==> flow/design.v <==
`timescale 1ns / 1ps
module Module_of_number
#(   
    parameter W_IN = 26,
    parameter W_OUT = 27
) (
    input  wire [W_IN -1:0 ] Input_a,
    input  wire [W_IN -1:0 ] Input_b,
    output wire [W_OUT-1:0 ] Output
);
wire  sign_a ;
wire  sign_b ;    
reg   [W_IN-1:0] module_a; 
reg   [W_IN-1:0] module_b;
assign  sign_a = Input_a[W_IN-1];
assign  sign_b = Input_b[W_IN-1];
always @* begin : async_proc
    case (sign_a)
        1'b0 : module_a =  Input_a;
        1'b1 : module_a = -Input_a;
    endcase
    case (sign_b)
        1'b0 : module_b =  Input_b;
        1'b1 : module_b = -Input_b;
    endcase
end
assign Output  = module_a + module_b;
endmodule
`timescale 1ns / 1ps
module EMA_Module
#(   
    parameter BWIDTH = 13,
    parameter DWIDTH = 27,
    parameter OUTWIDTH = 48   
) (
    input  wire clk,
    input  wire rst,
    input  wire [BWIDTH-1:0     ] Filter_Coefficient,
    input  wire [DWIDTH-1:0     ] Port_Data,
    input  wire                   Valid,
    output wire                   Valid_out_ema,
    output wire [OUTWIDTH-1:0   ] Filter_Out
);
reg        [DWIDTH-1:0]   Data;
reg        [BWIDTH-1:0]   Coeff_2;
reg        [BWIDTH-1:0]   Coeff_1;
reg signed [DWIDTH-1:0]   Pread; 
reg signed [OUTWIDTH-1:0] accum;
reg signed [OUTWIDTH-1:0] c;
reg Valid_1,Valid_2,Valid_3;
wire signed [DWIDTH+6:0] accum_shift ;
wire signed [DWIDTH-1:0] accum_raunding ;
assign accum_shift    = accum[OUTWIDTH-1:14   ];  
assign accum_raunding = accum_shift[DWIDTH-1:0];  
always @(posedge clk) begin
  if (rst) begin
    Data    <= 0;
    Coeff_1 <= 0;
    Coeff_2 <= 0;
    Pread   <= 0;
    accum   <= 0;
    c       <= 0;
    Valid_1 <= 1'b0;
    Valid_2 <= 1'b0;
    Valid_3 <= 1'b0;
  end else begin
    Valid_1 <= Valid;
    if (Valid) begin
        Data    <= Port_Data;
    end
    Coeff_1 <= Filter_Coefficient;
    Valid_2 <= Valid_1;
    Pread   <= $signed({1'b0,Data})  - accum_raunding;  
    Coeff_2 <= Coeff_1;
    if (Valid_2) begin
        accum   <= $signed({{5{1'b0}},Coeff_2}) * Pread + c;
        Valid_3 <= Valid_2;
    end
    if (Valid_3) begin
        c     <= accum;
    end
  end
end
assign Filter_Out = accum;
assign Valid_out_ema  = Valid_2;
endmodule
`timescale 1ns / 1ps
module Error
#(   
    parameter BWIDTH = 13,
    parameter AWIDTH = 27,
    parameter DWIDTH = 8,
    parameter OUTWIDTH = 48   
) (
    input  wire clk,
    input  wire rst,
    input  wire [BWIDTH-1:0     ] Error_Coefficient,
    input  wire [AWIDTH-1:0     ] Port_Data_A,
    input  wire [DWIDTH-1:0     ] R_level,
    input  wire                   Valid,
    output wire                   Valid_out_error,
    output wire [OUTWIDTH-1:0   ] Error_Out
);
reg signed [AWIDTH-1:0]   Data;
reg        [BWIDTH-1:0]   Coeff_2;
reg        [BWIDTH-1:0]   Coeff_1;
reg signed [DWIDTH-1:0]   Pread;
reg        [DWIDTH-1:0]   R_trig; 
reg signed [OUTWIDTH-1:0] accum;
reg signed [OUTWIDTH-1:0] c;
reg Valid_1,Valid_2;
always @(posedge clk) begin
  if (rst) begin
	R_trig  <= 0;
	Valid_1 <= 1'b0;
	Coeff_1 <= 0;
	Data    <= 0;
	Pread   <= 0;
	Valid_2 <= 1'b0;
	Coeff_2 <= 0;
	accum   <= 0;
	c       <= 0;
  end else begin
	R_trig  <= R_level;
	Valid_1 <= Valid;
	Coeff_1 <= Error_Coefficient;
	Data    <= Port_Data_A;
    Pread   <= $signed({1'b0,R_trig})  - Data;
	Valid_2 <= Valid_1;
	Coeff_2 <= Coeff_1;
	if (Valid_2) begin
		accum <= $signed({{5{1'b0}},Coeff_2}) * Pread + c;
	end
	c <= accum;
  end
end
assign Valid_out_error = Valid_2;
assign Error_Out = accum;
endmodule
`timescale 1ns / 1ps
module Test1
    #(   
    parameter W_IN        = 16,
    parameter W_IN_MODULE = 26,
    parameter BWIDTH      = 18,
    parameter FILTERWIDTH = 13,
    parameter AWIDTH      = 30,
    parameter DWIDTH      = 27,
    parameter DFWIDTH     = 18,
    parameter RWIDTH      = 8,
    parameter RFWIDTH     = 6,
    parameter DSPWIDTH    = 48,
    parameter MULTWIDTH   = DWIDTH + W_IN ,
    parameter RZEROS      = DFWIDTH - RFWIDTH,
    parameter W_OUT       = 16
) (
    input  wire clk,
    input  wire rst,
    input  wire [W_IN -1:0  	] s_chans_dataI,
    input  wire [W_IN -1:0  	] s_chans_dataQ,
    input  wire              	  s_chans_valid,
    input  wire [FILTERWIDTH-1:0] Filter_Coefficient,
    input  wire [FILTERWIDTH-1:0] Error_Coefficient,
    input  wire [RWIDTH-1:0     ] R_level,
    output wire              	  Valid_Out,
    output wire [W_IN_MODULE-1:0] OutputI,
    output wire [W_IN_MODULE-1:0] OutputQ
);
wire        [W_IN_MODULE:0] Module_Out;  
wire signed [DSPWIDTH-1:0 ] EMA_Out ;    
wire signed [DWIDTH+6:0   ] EMA_Out_Shift;  
wire signed [DWIDTH-1:0   ] EMA_Out_Round;  
wire        [DWIDTH-1:0   ] R_with_zeros;
wire signed [DSPWIDTH-1:0 ] Error_Out ;
wire signed [DWIDTH+6:0   ] Error_Out_Shift;  
wire signed [DWIDTH-1:0   ] Error_Out_Round;  
wire valid_connection,valid_error,valid_out_error;
reg   [0:0]  Valid_1,Valid_2;
reg  signed [W_IN-1:0       ] received_Qsignal;
reg  signed [W_IN-1:0       ] received_Isignal;
reg  signed [MULTWIDTH-1:0  ] first_Qmult;
reg  signed [MULTWIDTH-1:0  ] first_Imult;
wire signed [W_IN_MODULE-1:0] first_Qmult_round ;
wire signed [W_IN_MODULE-1:0] first_Imult_round ;
wire signed [W_IN-1:0       ] Satureted_real;
wire signed [W_IN-1:0       ] Satureted_imag;
reg  signed [W_IN_MODULE-1:0] Q_out_reg;
reg  signed [W_IN_MODULE-1:0] I_out_reg;
    assign Valid_Out  = valid_out_error;
    assign OutputQ    = Q_out_reg;
    assign OutputI    = I_out_reg;
always @(posedge clk) begin
  if (rst) begin
    received_Isignal <= 0;
    received_Qsignal <= 0;
    first_Imult      <= 0;
    first_Qmult      <= 0;
    Valid_1          <= 1'b0;
    Valid_2          <= 1'b0;
    I_out_reg        <= 0;
    Q_out_reg        <= 0;
  end else begin
    if(s_chans_valid) begin
        received_Isignal <= s_chans_dataI;  
        received_Qsignal <= s_chans_dataQ;  
    end
    first_Imult <= received_Isignal * Error_Out_Round;  
    first_Qmult <= received_Qsignal * Error_Out_Round;  
    Valid_1     <= s_chans_valid;
    Valid_2     <= Valid_1;
    if (Valid_Out)begin
        I_out_reg     <= first_Imult_round;  
        Q_out_reg     <= first_Qmult_round;  
    end
  end
 end
assign EMA_Out_Shift = EMA_Out[DSPWIDTH-1:14];  
assign EMA_Out_Round = EMA_Out_Shift[DWIDTH-1:0];  
assign R_with_zeros = {R_level,{RZEROS{1'b0}}};
assign Error_Out_Shift = Error_Out[DSPWIDTH-1:10];  
assign Error_Out_Round = Error_Out_Shift[DWIDTH-1:0];  
assign first_Imult_round = first_Imult[MULTWIDTH-1:17];  
assign first_Qmult_round = first_Qmult[MULTWIDTH-1:17];  
    Module_of_number #(
        .W_IN(W_IN_MODULE),  
        .W_OUT(W_IN_MODULE+1)  
    ) inst_Module_of_number (
        .Input_a   (first_Imult_round),
        .Input_b   (first_Qmult_round),
        .Output    (Module_Out)
    );
    EMA_Module #(
        .BWIDTH(FILTERWIDTH),  
        .DWIDTH(DWIDTH),  
        .OUTWIDTH(DSPWIDTH) 
    ) inst_EMA_Module (
        .clk  (clk),
        .rst  (rst),
        .Filter_Coefficient (Filter_Coefficient),
        .Port_Data (Module_Out) ,
        .Valid (Valid_2),
        .Valid_out_ema (valid_error),
        .Filter_Out (EMA_Out)
    );
    Error #(
        .BWIDTH(FILTERWIDTH),
        .AWIDTH(DWIDTH),
        .DWIDTH(DWIDTH),
        .OUTWIDTH(DSPWIDTH)
    ) inst_Error (
        .clk               (clk),
        .rst               (rst),
        .Error_Coefficient (Error_Coefficient),
        .Port_Data_A       (EMA_Out_Round),
        .R_level           (R_with_zeros),
        .Valid             (valid_error),
        .Valid_out_error   (valid_out_error),
        .Error_Out         (Error_Out)
    );
endmodule
Memo
Re: synthesis data of Test1

Step by step through the tools: Test1
Module Test1 before and after one edit of its RTL, step after step.
"unedited" refers to lines of the RTL above, "edited" to lines of the edited file.
"change": "edited" minus "unedited" as printed here. "relative change": 100 x difference / "unedited".
Operators: Yosys type, input widths -> output width; for muxes data width and select width s.
Not given: -
- top module: Test1
- clock input: clk
- cell library: sky130hd
- timing corner: tt_025C_1v80

Diff
The edit as a unified diff against the file above.
A script made this edit. It changes what the design does and was not meant as an optimisation.
begin of diff
@@ -189,5 +189,7 @@
     assign Valid_Out  = valid_out_error;
     assign OutputQ    = Q_out_reg;
-    assign OutputI    = I_out_reg;
+    reg [W_IN_MODULE-1:0] OutputI_s1;
+    always @(posedge clk) OutputI_s1 <= I_out_reg;
+    assign OutputI = OutputI_s1;
 always @(posedge clk) begin
   if (rst) begin
end of diff

After elaboration
Counts by Yosys on the flattened word-level netlist (proc, flatten, opt, wreduce; memories kept). Register bits leave out memories and registers merged into their read ports (data or address); mux counts leave out enables and synchronous resets folded into registers. Print and check cells are left out. Cells with the same type and inputs are merged into one.
- storage and ports (element ; unedited ; edited ; change ; relative change (%)):
    input bits ; 69 ; 69 ; 0 ; 0.00
    elaborated cells ; 41 ; 42 ; +1 ; +2.44
    register bits after elaboration ; 537 ; 563 ; +26 ; +4.84
    output and inout bits ; 53 ; 53 ; 0 ; 0.00
- cells by class (element ; unedited ; edited ; change ; relative change (%)):
    muxes and demuxes ; 2 ; 2 ; 0 ; 0.00
    bitwise logic cells ; 2 ; 2 ; 0 ; 0.00
    multiply operators ; 4 ; 4 ; 0 ; 0.00
    $add $sub $neg ; 7 ; 7 ; 0 ; 0.00
- operator list (cell ; unedited ; edited ; change ; relative change (%)):
    $add 48x48->48 ; 2 ; 2 ; 0 ; 0.00
    $mul 14x27->41 ; 2 ; 2 ; 0 ; 0.00
    $mul 16x27->43 ; 2 ; 2 ; 0 ; 0.00
    $neg 26->26 ; 2 ; 2 ; 0 ; 0.00
    $not 1->1 ; 2 ; 2 ; 0 ; 0.00
    $pmux 26 s2 ; 2 ; 2 ; 0 ; 0.00
    $add 26x26->27 ; 1 ; 1 ; 0 ; 0.00
    $sub 21x27->27 ; 1 ; 1 ; 0 ; 0.00
    $sub 27x27->27 ; 1 ; 1 ; 0 ; 0.00

Logic depth
Yosys ltp: most cells in a row. Word level: on the elaborated netlist, between registers, memories and ports. Mapped: between sequential cells and ports; inverters and the memories' decode and read muxes count.
- logic depth (element ; unedited ; edited ; change ; relative change (%)):
    depth in word-level cells ; 3 ; 3 ; 0 ; 0.00
    ABC_AREA ; 0 ; 0 ; - ; -
    mapped depth ; 40 ; 37 ; -3 ; -7.50
    depth with buffers taken out ; 39 ; 36 ; -3 ; -7.69

Netlist
Source: synth_stat.txt of the flow (Yosys; design flattened, memories mapped). It holds for the ABC_AREA given above (unset counts as 0); a run with the other value may have another netlist.
- cell types (cell ; unedited ; edited ; change ; relative change (%)):
    sky130_fd_sc_hd__dfxtp_1 ; 467 ; 493 ; +26 ; +5.57
    sky130_fd_sc_hd__nor2_1 ; 472 ; 450 ; -22 ; -4.66
    sky130_fd_sc_hd__a21oi_1 ; 209 ; 188 ; -21 ; -10.05
    sky130_fd_sc_hd__o21a_1 ; 44 ; 28 ; -16 ; -36.36
    sky130_fd_sc_hd__nand2b_1 ; 85 ; 99 ; +14 ; +16.47
    sky130_fd_sc_hd__inv_1 ; 1660 ; 1648 ; -12 ; -0.72
    sky130_fd_sc_hd__nor3_1 ; 40 ; 52 ; +12 ; +30.00
    sky130_fd_sc_hd__nand2_1 ; 1019 ; 1012 ; -7 ; -0.69
    sky130_fd_sc_hd__a31oi_1 ; 17 ; 24 ; +7 ; +41.18
    sky130_fd_sc_hd__nor3b_1 ; 2 ; 9 ; +7 ; +350.00
    sky130_fd_sc_hd__a41oi_1 ; 2 ; 8 ; +6 ; +300.00
    sky130_fd_sc_hd__mux2i_1 ; 190 ; 195 ; +5 ; +2.63
    sky130_fd_sc_hd__xor2_1 ; 93 ; 98 ; +5 ; +5.38
    sky130_fd_sc_hd__nand3_1 ; 44 ; 49 ; +5 ; +11.36
    sky130_fd_sc_hd__o31ai_1 ; 16 ; 21 ; +5 ; +31.25
    sky130_fd_sc_hd__nand4_1 ; 13 ; 18 ; +5 ; +38.46
    sky130_fd_sc_hd__xnor2_1 ; 237 ; 241 ; +4 ; +1.69
    sky130_fd_sc_hd__a211oi_1 ; 34 ; 38 ; +4 ; +11.76
Not every row of either side is listed.
- mapped netlist (element ; unedited ; edited ; change ; relative change (%)):
    standard cells after synthesis ; 8258 ; 8266 ; +8 ; +0.10
    sequential area (mm^2) ; 0.009349 ; 0.0098695 ; +0.0005205 ; +5.57
    mapped flip-flops ; 467 ; 493 ; +26 ; +5.57
    synthesis area (mm^2) ; 0.0743388 ; 0.074818 ; +0.0004792 ; +0.64
    buffers ; 381 ; 381 ; 0 ; 0.00
The figures by module come from a second, unflattened synthesis with its own total; it is not the netlist above.
- unflattened totals (element ; unedited ; edited ; change ; relative change (%)):
    cell total of the unflattened synthesis ; 8959 ; 8980 ; +21 ; +0.23
    area total of the unflattened synthesis (mm^2) ; 0.0815807 ; 0.0820424 ; +0.0004617 ; +0.57
Each row is one instance without its submodules.
- by module, unedited (module ; cells ; seq. area (mm^2) ; times used ; area (mm^2)):
    Test1 ; 3793 ; 0.0027626 ; 1 ; 0.0343554
    EMA_Module ; 2474 ; 0.0035834 ; 1 ; 0.0226092
    Error ; 2345 ; 0.0041039 ; 1 ; 0.0222789
    Module_of_number ; 347 ; 0 ; 1 ; 0.0023372
- by module, edited (module ; cells ; seq. area (mm^2) ; times used ; area (mm^2)):
    Test1 ; 3808 ; 0.0032831 ; 1 ; 0.0347533
    EMA_Module ; 2480 ; 0.0035834 ; 1 ; 0.022673
    Error ; 2345 ; 0.0041039 ; 1 ; 0.0222789
    Module_of_number ; 347 ; 0 ; 1 ; 0.0023372

Path before layout
Source: OpenSTA report_checks on the synthesized netlist (no wires, ideal clock, input and output delay 20% of the period each), path of least setup slack; recovery checks are left aside. Register names are those of the netlist, which keeps one name where synthesis merged equal registers.
- timing path post-synthesis (element ; unedited ; edited ; change ; relative change (%)):
    path type ; reg-to-reg ; reg-to-reg ; - ; -
    start point ; reg inst_Error.Coeff_2[2] ; reg inst_EMA_Module.Coeff_2[5] ; - ; -
    end point ; reg inst_Error.accum[35] ; reg inst_EMA_Module.accum[40] ; - ; -
    data required time (ns) ; 9.876 ; 9.856 ; -0.020 ; -0.20
    slack (ns) ; 2.085 ; 2.069 ; -0.016 ; -
    setup time (ns) ; 0.124 ; 0.144 ; +0.020 ; -
    driving pins on the path ; 40 ; 32 ; -8 ; -20.00
    arrival time (ns) ; 7.792 ; 7.788 ; -0.004 ; -0.05
    path buffers ; 1 ; 2 ; +1 ; +100.00
    clock period (ns) ; 10.0 ; 10.0 ; 0.0 ; 0.00
    delay of the path (ns) ; 7.916 ; 7.932 ; +0.016 ; +0.20
    launch time at the first pin (ns) ; 0.000 ; 0.000 ; 0.000 ; -
    synthesis period reached (ns) ; 7.915 ; 7.931 ; +0.016 ; +0.20
"delay of the path" is the arrival time less input delay plus setup time.
"driving pins on the path" counts driving pins, that of a launching flip-flop among them; a cell with two outputs on the path counts twice.
"synthesis period reached" is the clock period less the worst setup slack; recovery checks do not enter. This is arithmetic on one report: input and output delays are still those of the set period (20% each).
The rows between start and end are the longest chain of elaborated cells between them; the timing report does not say that the signal goes this way. Where chains are equally long, one stands for them.
A line is the first line of the expression or statement that the cell stems from. Yosys adds cells for indexed reads and writes and turns some case tables into memories.
Between the ends, post-synthesis, unedited:
- path through: sky130_fd_sc_hd__dfxtp_1 sky130_fd_sc_hd__clkbuf_1 sky130_fd_sc_hd__and2_1 sky130_fd_sc_hd__fa_1 sky130_fd_sc_hd__inv_1 sky130_fd_sc_hd__fa_1 sky130_fd_sc_hd__inv_1 sky130_fd_sc_hd__fa_1 sky130_fd_sc_hd__inv_1 sky130_fd_sc_hd__fa_1 sky130_fd_sc_hd__inv_1 sky130_fd_sc_hd__fa_1 sky130_fd_sc_hd__inv_1 sky130_fd_sc_hd__fa_1 sky130_fd_sc_hd__inv_1 sky130_fd_sc_hd__ha_1 sky130_fd_sc_hd__or4_1 sky130_fd_sc_hd__o22a_1 [4 not listed] sky130_fd_sc_hd__a21o_1 sky130_fd_sc_hd__a21oi_1 sky130_fd_sc_hd__o21bai_1 sky130_fd_sc_hd__a21oi_1 sky130_fd_sc_hd__xnor2_1 sky130_fd_sc_hd__ha_1 sky130_fd_sc_hd__a21o_1 sky130_fd_sc_hd__a21o_1 sky130_fd_sc_hd__a21o_1 sky130_fd_sc_hd__o21bai_1 sky130_fd_sc_hd__a32oi_1 sky130_fd_sc_hd__o211ai_1 sky130_fd_sc_hd__o21ai_0 sky130_fd_sc_hd__o21ba_2 sky130_fd_sc_hd__nor2_1 sky130_fd_sc_hd__a21oi_1 sky130_fd_sc_hd__xnor2_1 sky130_fd_sc_hd__o21ai_0
- cells in the longest elaborated chain at 2
- RTL lines, path post-synthesis, unedited (element ; line ; text):
    start: declaration ; 105 ; reg        [BWIDTH-1:0]   Coeff_2;
    start: assignment ; 120 ; Coeff_2 <= 0;
    start: assignment ; 130 ; Coeff_2 <= Coeff_1;
    $mul 14x27->41 ; 132 ; accum <= $signed({{5{1'b0}},Coeff_2}) * Pread + c;
    $add 48x48->48 ; 132 ;
    end: assignment ; 121 ; accum <= 0;
    end: assignment ; 132 ;
    end: declaration ; 109 ; reg signed [OUTWIDTH-1:0] accum;
Between the ends, post-synthesis, edited:
- path through: sky130_fd_sc_hd__dfxtp_1 sky130_fd_sc_hd__clkbuf_1 sky130_fd_sc_hd__clkbuf_1 sky130_fd_sc_hd__nand2_1 sky130_fd_sc_hd__fa_1 sky130_fd_sc_hd__fa_1 sky130_fd_sc_hd__fa_1 sky130_fd_sc_hd__inv_1 sky130_fd_sc_hd__fa_1 sky130_fd_sc_hd__fa_1 sky130_fd_sc_hd__inv_1 sky130_fd_sc_hd__fa_1 sky130_fd_sc_hd__inv_1 sky130_fd_sc_hd__ha_1 sky130_fd_sc_hd__a21o_1 sky130_fd_sc_hd__a21o_1 sky130_fd_sc_hd__a21oi_1 sky130_fd_sc_hd__o21ai_0 sky130_fd_sc_hd__a21o_1 sky130_fd_sc_hd__a21oi_1 sky130_fd_sc_hd__xnor2_1 sky130_fd_sc_hd__ha_1 sky130_fd_sc_hd__a211oi_1 sky130_fd_sc_hd__o211ai_1 sky130_fd_sc_hd__a2111oi_0 sky130_fd_sc_hd__nand3_1 sky130_fd_sc_hd__nand3_1 sky130_fd_sc_hd__o221a_2 sky130_fd_sc_hd__a31oi_1 sky130_fd_sc_hd__a41o_1 sky130_fd_sc_hd__o41ai_1 sky130_fd_sc_hd__o221ai_1
- cells in the longest elaborated chain at 2
- RTL lines, path post-synthesis, edited (element ; line ; text):
    start: declaration ; 45 ; reg        [BWIDTH-1:0]   Coeff_2;
    start: assignment ; 59 ; Coeff_2 <= 0;
    start: assignment ; 74 ; Coeff_2 <= Coeff_1;
    $mul 14x27->41 ; 76 ; accum   <= $signed({{5{1'b0}},Coeff_2}) * Pread + c;
    $add 48x48->48 ; 76 ;
    end: assignment ; 61 ; accum   <= 0;
    end: assignment ; 76 ;
    end: declaration ; 48 ; reg signed [OUTWIDTH-1:0] accum;

Worst path after layout
Path of least setup slack in the final report of each run of pair 1 (OpenROAD, finished layout, wires in). Where an end is a register, its clock arrival counts in the times.
- timing path after layout (element ; unedited ; edited ; change ; relative change (%)):
    path type ; reg-to-reg ; reg-to-reg ; - ; -
    start point ; reg inst_Error.Coeff_2[2] ; reg inst_EMA_Module.Pread[6] ; - ; -
    end point ; reg inst_Error.accum[36] ; reg inst_EMA_Module.accum[40] ; - ; -
    setup time (ns) ; 0.13 ; 0.16 ; +0.03 ; -
    slack (ns) ; 0.50 ; 0.70 ; +0.20 ; -
    launch time at the first pin (ns) ; 0.69 ; 0.68 ; -0.01 ; -1.45
    driving pins on the path ; 34 ; 33 ; -1 ; -2.94
    clock period (ns) ; 9.42 ; 9.42 ; 0.00 ; 0.00
    data required time (ns) ; 9.99 ; 9.94 ; -0.05 ; -0.50
    arrival time (ns) ; 9.49 ; 9.24 ; -0.25 ; -2.63
    path buffers ; 1 ; 0 ; -1 ; -100.00
The rows between start and end are the longest chain of elaborated cells between them; the timing report does not say that the signal goes this way. Where chains are equally long, one stands for them.
Between the ends, after layout, unedited:
- path through: sky130_fd_sc_hd__dfxtp_1 sky130_fd_sc_hd__buf_4 sky130_fd_sc_hd__and2_1 sky130_fd_sc_hd__fa_1 sky130_fd_sc_hd__inv_1 sky130_fd_sc_hd__fa_1 sky130_fd_sc_hd__inv_1 sky130_fd_sc_hd__fa_1 sky130_fd_sc_hd__fa_1 sky130_fd_sc_hd__fa_1 sky130_fd_sc_hd__inv_1 sky130_fd_sc_hd__fa_1 sky130_fd_sc_hd__inv_1 sky130_fd_sc_hd__ha_1 sky130_fd_sc_hd__o21ai_0 sky130_fd_sc_hd__a21oi_1 sky130_fd_sc_hd__and3_1 sky130_fd_sc_hd__a31oi_1 sky130_fd_sc_hd__o211ai_1 sky130_fd_sc_hd__a211oi_1 sky130_fd_sc_hd__o21bai_1 sky130_fd_sc_hd__xor2_1 sky130_fd_sc_hd__ha_1 sky130_fd_sc_hd__a21oi_1 sky130_fd_sc_hd__o21ai_0 sky130_fd_sc_hd__a21oi_1 sky130_fd_sc_hd__nor2_1 sky130_fd_sc_hd__a2111oi_0 sky130_fd_sc_hd__o31a_1 sky130_fd_sc_hd__o21bai_1 sky130_fd_sc_hd__a211oi_1 sky130_fd_sc_hd__xnor3_1 sky130_fd_sc_hd__mux2i_1 sky130_fd_sc_hd__nor2_1
- cells in the longest elaborated chain at 2
- RTL lines, path after layout, unedited (element ; line ; text):
    start: declaration ; 105 ; reg        [BWIDTH-1:0]   Coeff_2;
    start: assignment ; 120 ; Coeff_2 <= 0;
    start: assignment ; 130 ; Coeff_2 <= Coeff_1;
    $mul 14x27->41 ; 132 ; accum <= $signed({{5{1'b0}},Coeff_2}) * Pread + c;
    $add 48x48->48 ; 132 ;
    end: assignment ; 121 ; accum <= 0;
    end: assignment ; 132 ;
    end: declaration ; 109 ; reg signed [OUTWIDTH-1:0] accum;
Between the ends, after layout, edited:
- path through: sky130_fd_sc_hd__dfxtp_1 sky130_fd_sc_hd__and2_1 sky130_fd_sc_hd__fa_1 sky130_fd_sc_hd__inv_1 sky130_fd_sc_hd__fa_1 sky130_fd_sc_hd__inv_1 sky130_fd_sc_hd__fa_1 sky130_fd_sc_hd__inv_1 sky130_fd_sc_hd__fa_1 sky130_fd_sc_hd__inv_1 sky130_fd_sc_hd__fa_1 sky130_fd_sc_hd__inv_1 sky130_fd_sc_hd__fa_1 sky130_fd_sc_hd__inv_1 sky130_fd_sc_hd__ha_1 sky130_fd_sc_hd__nand2_1 sky130_fd_sc_hd__nor3_1 sky130_fd_sc_hd__a21oi_1 sky130_fd_sc_hd__o21ai_0 sky130_fd_sc_hd__a21o_1 sky130_fd_sc_hd__a21oi_1 sky130_fd_sc_hd__xnor2_1 sky130_fd_sc_hd__ha_1 sky130_fd_sc_hd__a211oi_1 sky130_fd_sc_hd__o211ai_1 sky130_fd_sc_hd__a2111oi_0 sky130_fd_sc_hd__nand3_1 sky130_fd_sc_hd__nand3_1 sky130_fd_sc_hd__o221a_2 sky130_fd_sc_hd__a31oi_1 sky130_fd_sc_hd__a41o_1 sky130_fd_sc_hd__o41ai_1 sky130_fd_sc_hd__o221ai_1
- cells in the longest elaborated chain at 2
- RTL lines, path after layout, edited (element ; line ; text):
    start: declaration ; 47 ; reg signed [DWIDTH-1:0]   Pread;
    start: assignment ; 60 ; Pread   <= 0;
    start: assignment ; 73 ; Pread   <= $signed({1'b0,Data})  - accum_raunding;
    $mul 14x27->41 ; 76 ; accum   <= $signed({{5{1'b0}},Coeff_2}) * Pread + c;
    $add 48x48->48 ; 76 ;
    end: assignment ; 61 ; accum   <= 0;
    end: assignment ; 76 ;
    end: declaration ; 48 ; reg signed [OUTWIDTH-1:0] accum;

Flow runs
Both versions went through the flow (Yosys, OpenROAD) with the same settings in each pair. Constraints: input delay and output delay 20% of the set period each, output load 0.01 pF.
Flow settings, pair 1:
- CORE_UTILIZATION at 40
- noted period_ns: 9.42
- CAP_MARGIN at 20
- CORE_MARGIN at 2
- noted SLEW_MARGIN: 20
- results, pair 1 (element ; unedited ; edited ; change ; relative change (%)):
    period achieved (ns) ; 8.919 ; 8.722 ; -0.197 ; -2.21
    power (mW) ; 8.344 ; 8.416 ; +0.072 ; +0.86
    smallest setup slack (ns) ; 0.501 ; 0.698 ; +0.197 ; -
    standard-cell area after layout (mm^2) ; 0.0806473 ; 0.0808826 ; +0.0002353 ; +0.29
    netlist area reported by Yosys (mm^2) ; 0.0743388 ; 0.074818 ; +0.0004792 ; +0.64
    post-route setup TNS (ns) ; 0.000 ; 0.000 ; 0.000 ; -
    final worst hold slack (ns) ; 0.429 ; 0.332 ; -0.097 ; -
    die area (mm^2) ; 0.189312 ; 0.190519 ; +0.001207 ; +0.64
    utilization of the finished layout ; 0.436 ; 0.436 ; 0.000 ; -
Flow settings, pair 2:
- CELL_PAD_IN_SITES_DETAIL_PLACEMENT: 0
- CORE_MARGIN at 8
- CORE_UTILIZATION at 36
- CTS_CLUSTER_SIZE at 66
- GPL_ROUTABILITY_DRIVEN: 1
- PLACE_DENSITY: 0.69
- SETUP_SLACK_MARGIN at -0.5
- noted SLEW_MARGIN: 20
- noted period_ns: 5.72
- CAP_MARGIN at 20
- results, pair 2 (element ; unedited ; edited ; change ; relative change (%)):
    period achieved (ns) ; 8.063 ; 7.677 ; -0.386 ; -4.79
    power (mW) ; 14.784 ; 15.506 ; +0.722 ; +4.88
    smallest setup slack (ns) ; -2.343 ; -1.957 ; +0.386 ; -
    standard-cell area after layout (mm^2) ; 0.0919519 ; 0.0920858 ; +0.0001339 ; +0.15
    netlist area reported by Yosys (mm^2) ; 0.0743388 ; 0.074818 ; +0.0004792 ; +0.64
    post-route setup TNS (ns) ; -123.870 ; -105.860 ; +18.010 ; -
    final worst hold slack (ns) ; 0.435 ; 0.351 ; -0.084 ; -
    die area (mm^2) ; 0.221295 ; 0.222671 ; +0.001376 ; +0.62
    utilization of the finished layout ; 0.446 ; 0.445 ; -0.001 ; -
By "period achieved" is meant the clock period of the run minus its worst setup slack. This is arithmetic on one report: input and output delays are still those of the set period (20% each).
By "power" is meant OpenSTA's value without simulated activity: inputs other than the clock are taken to toggle once in ten clock periods, and the tool carries that through the logic.
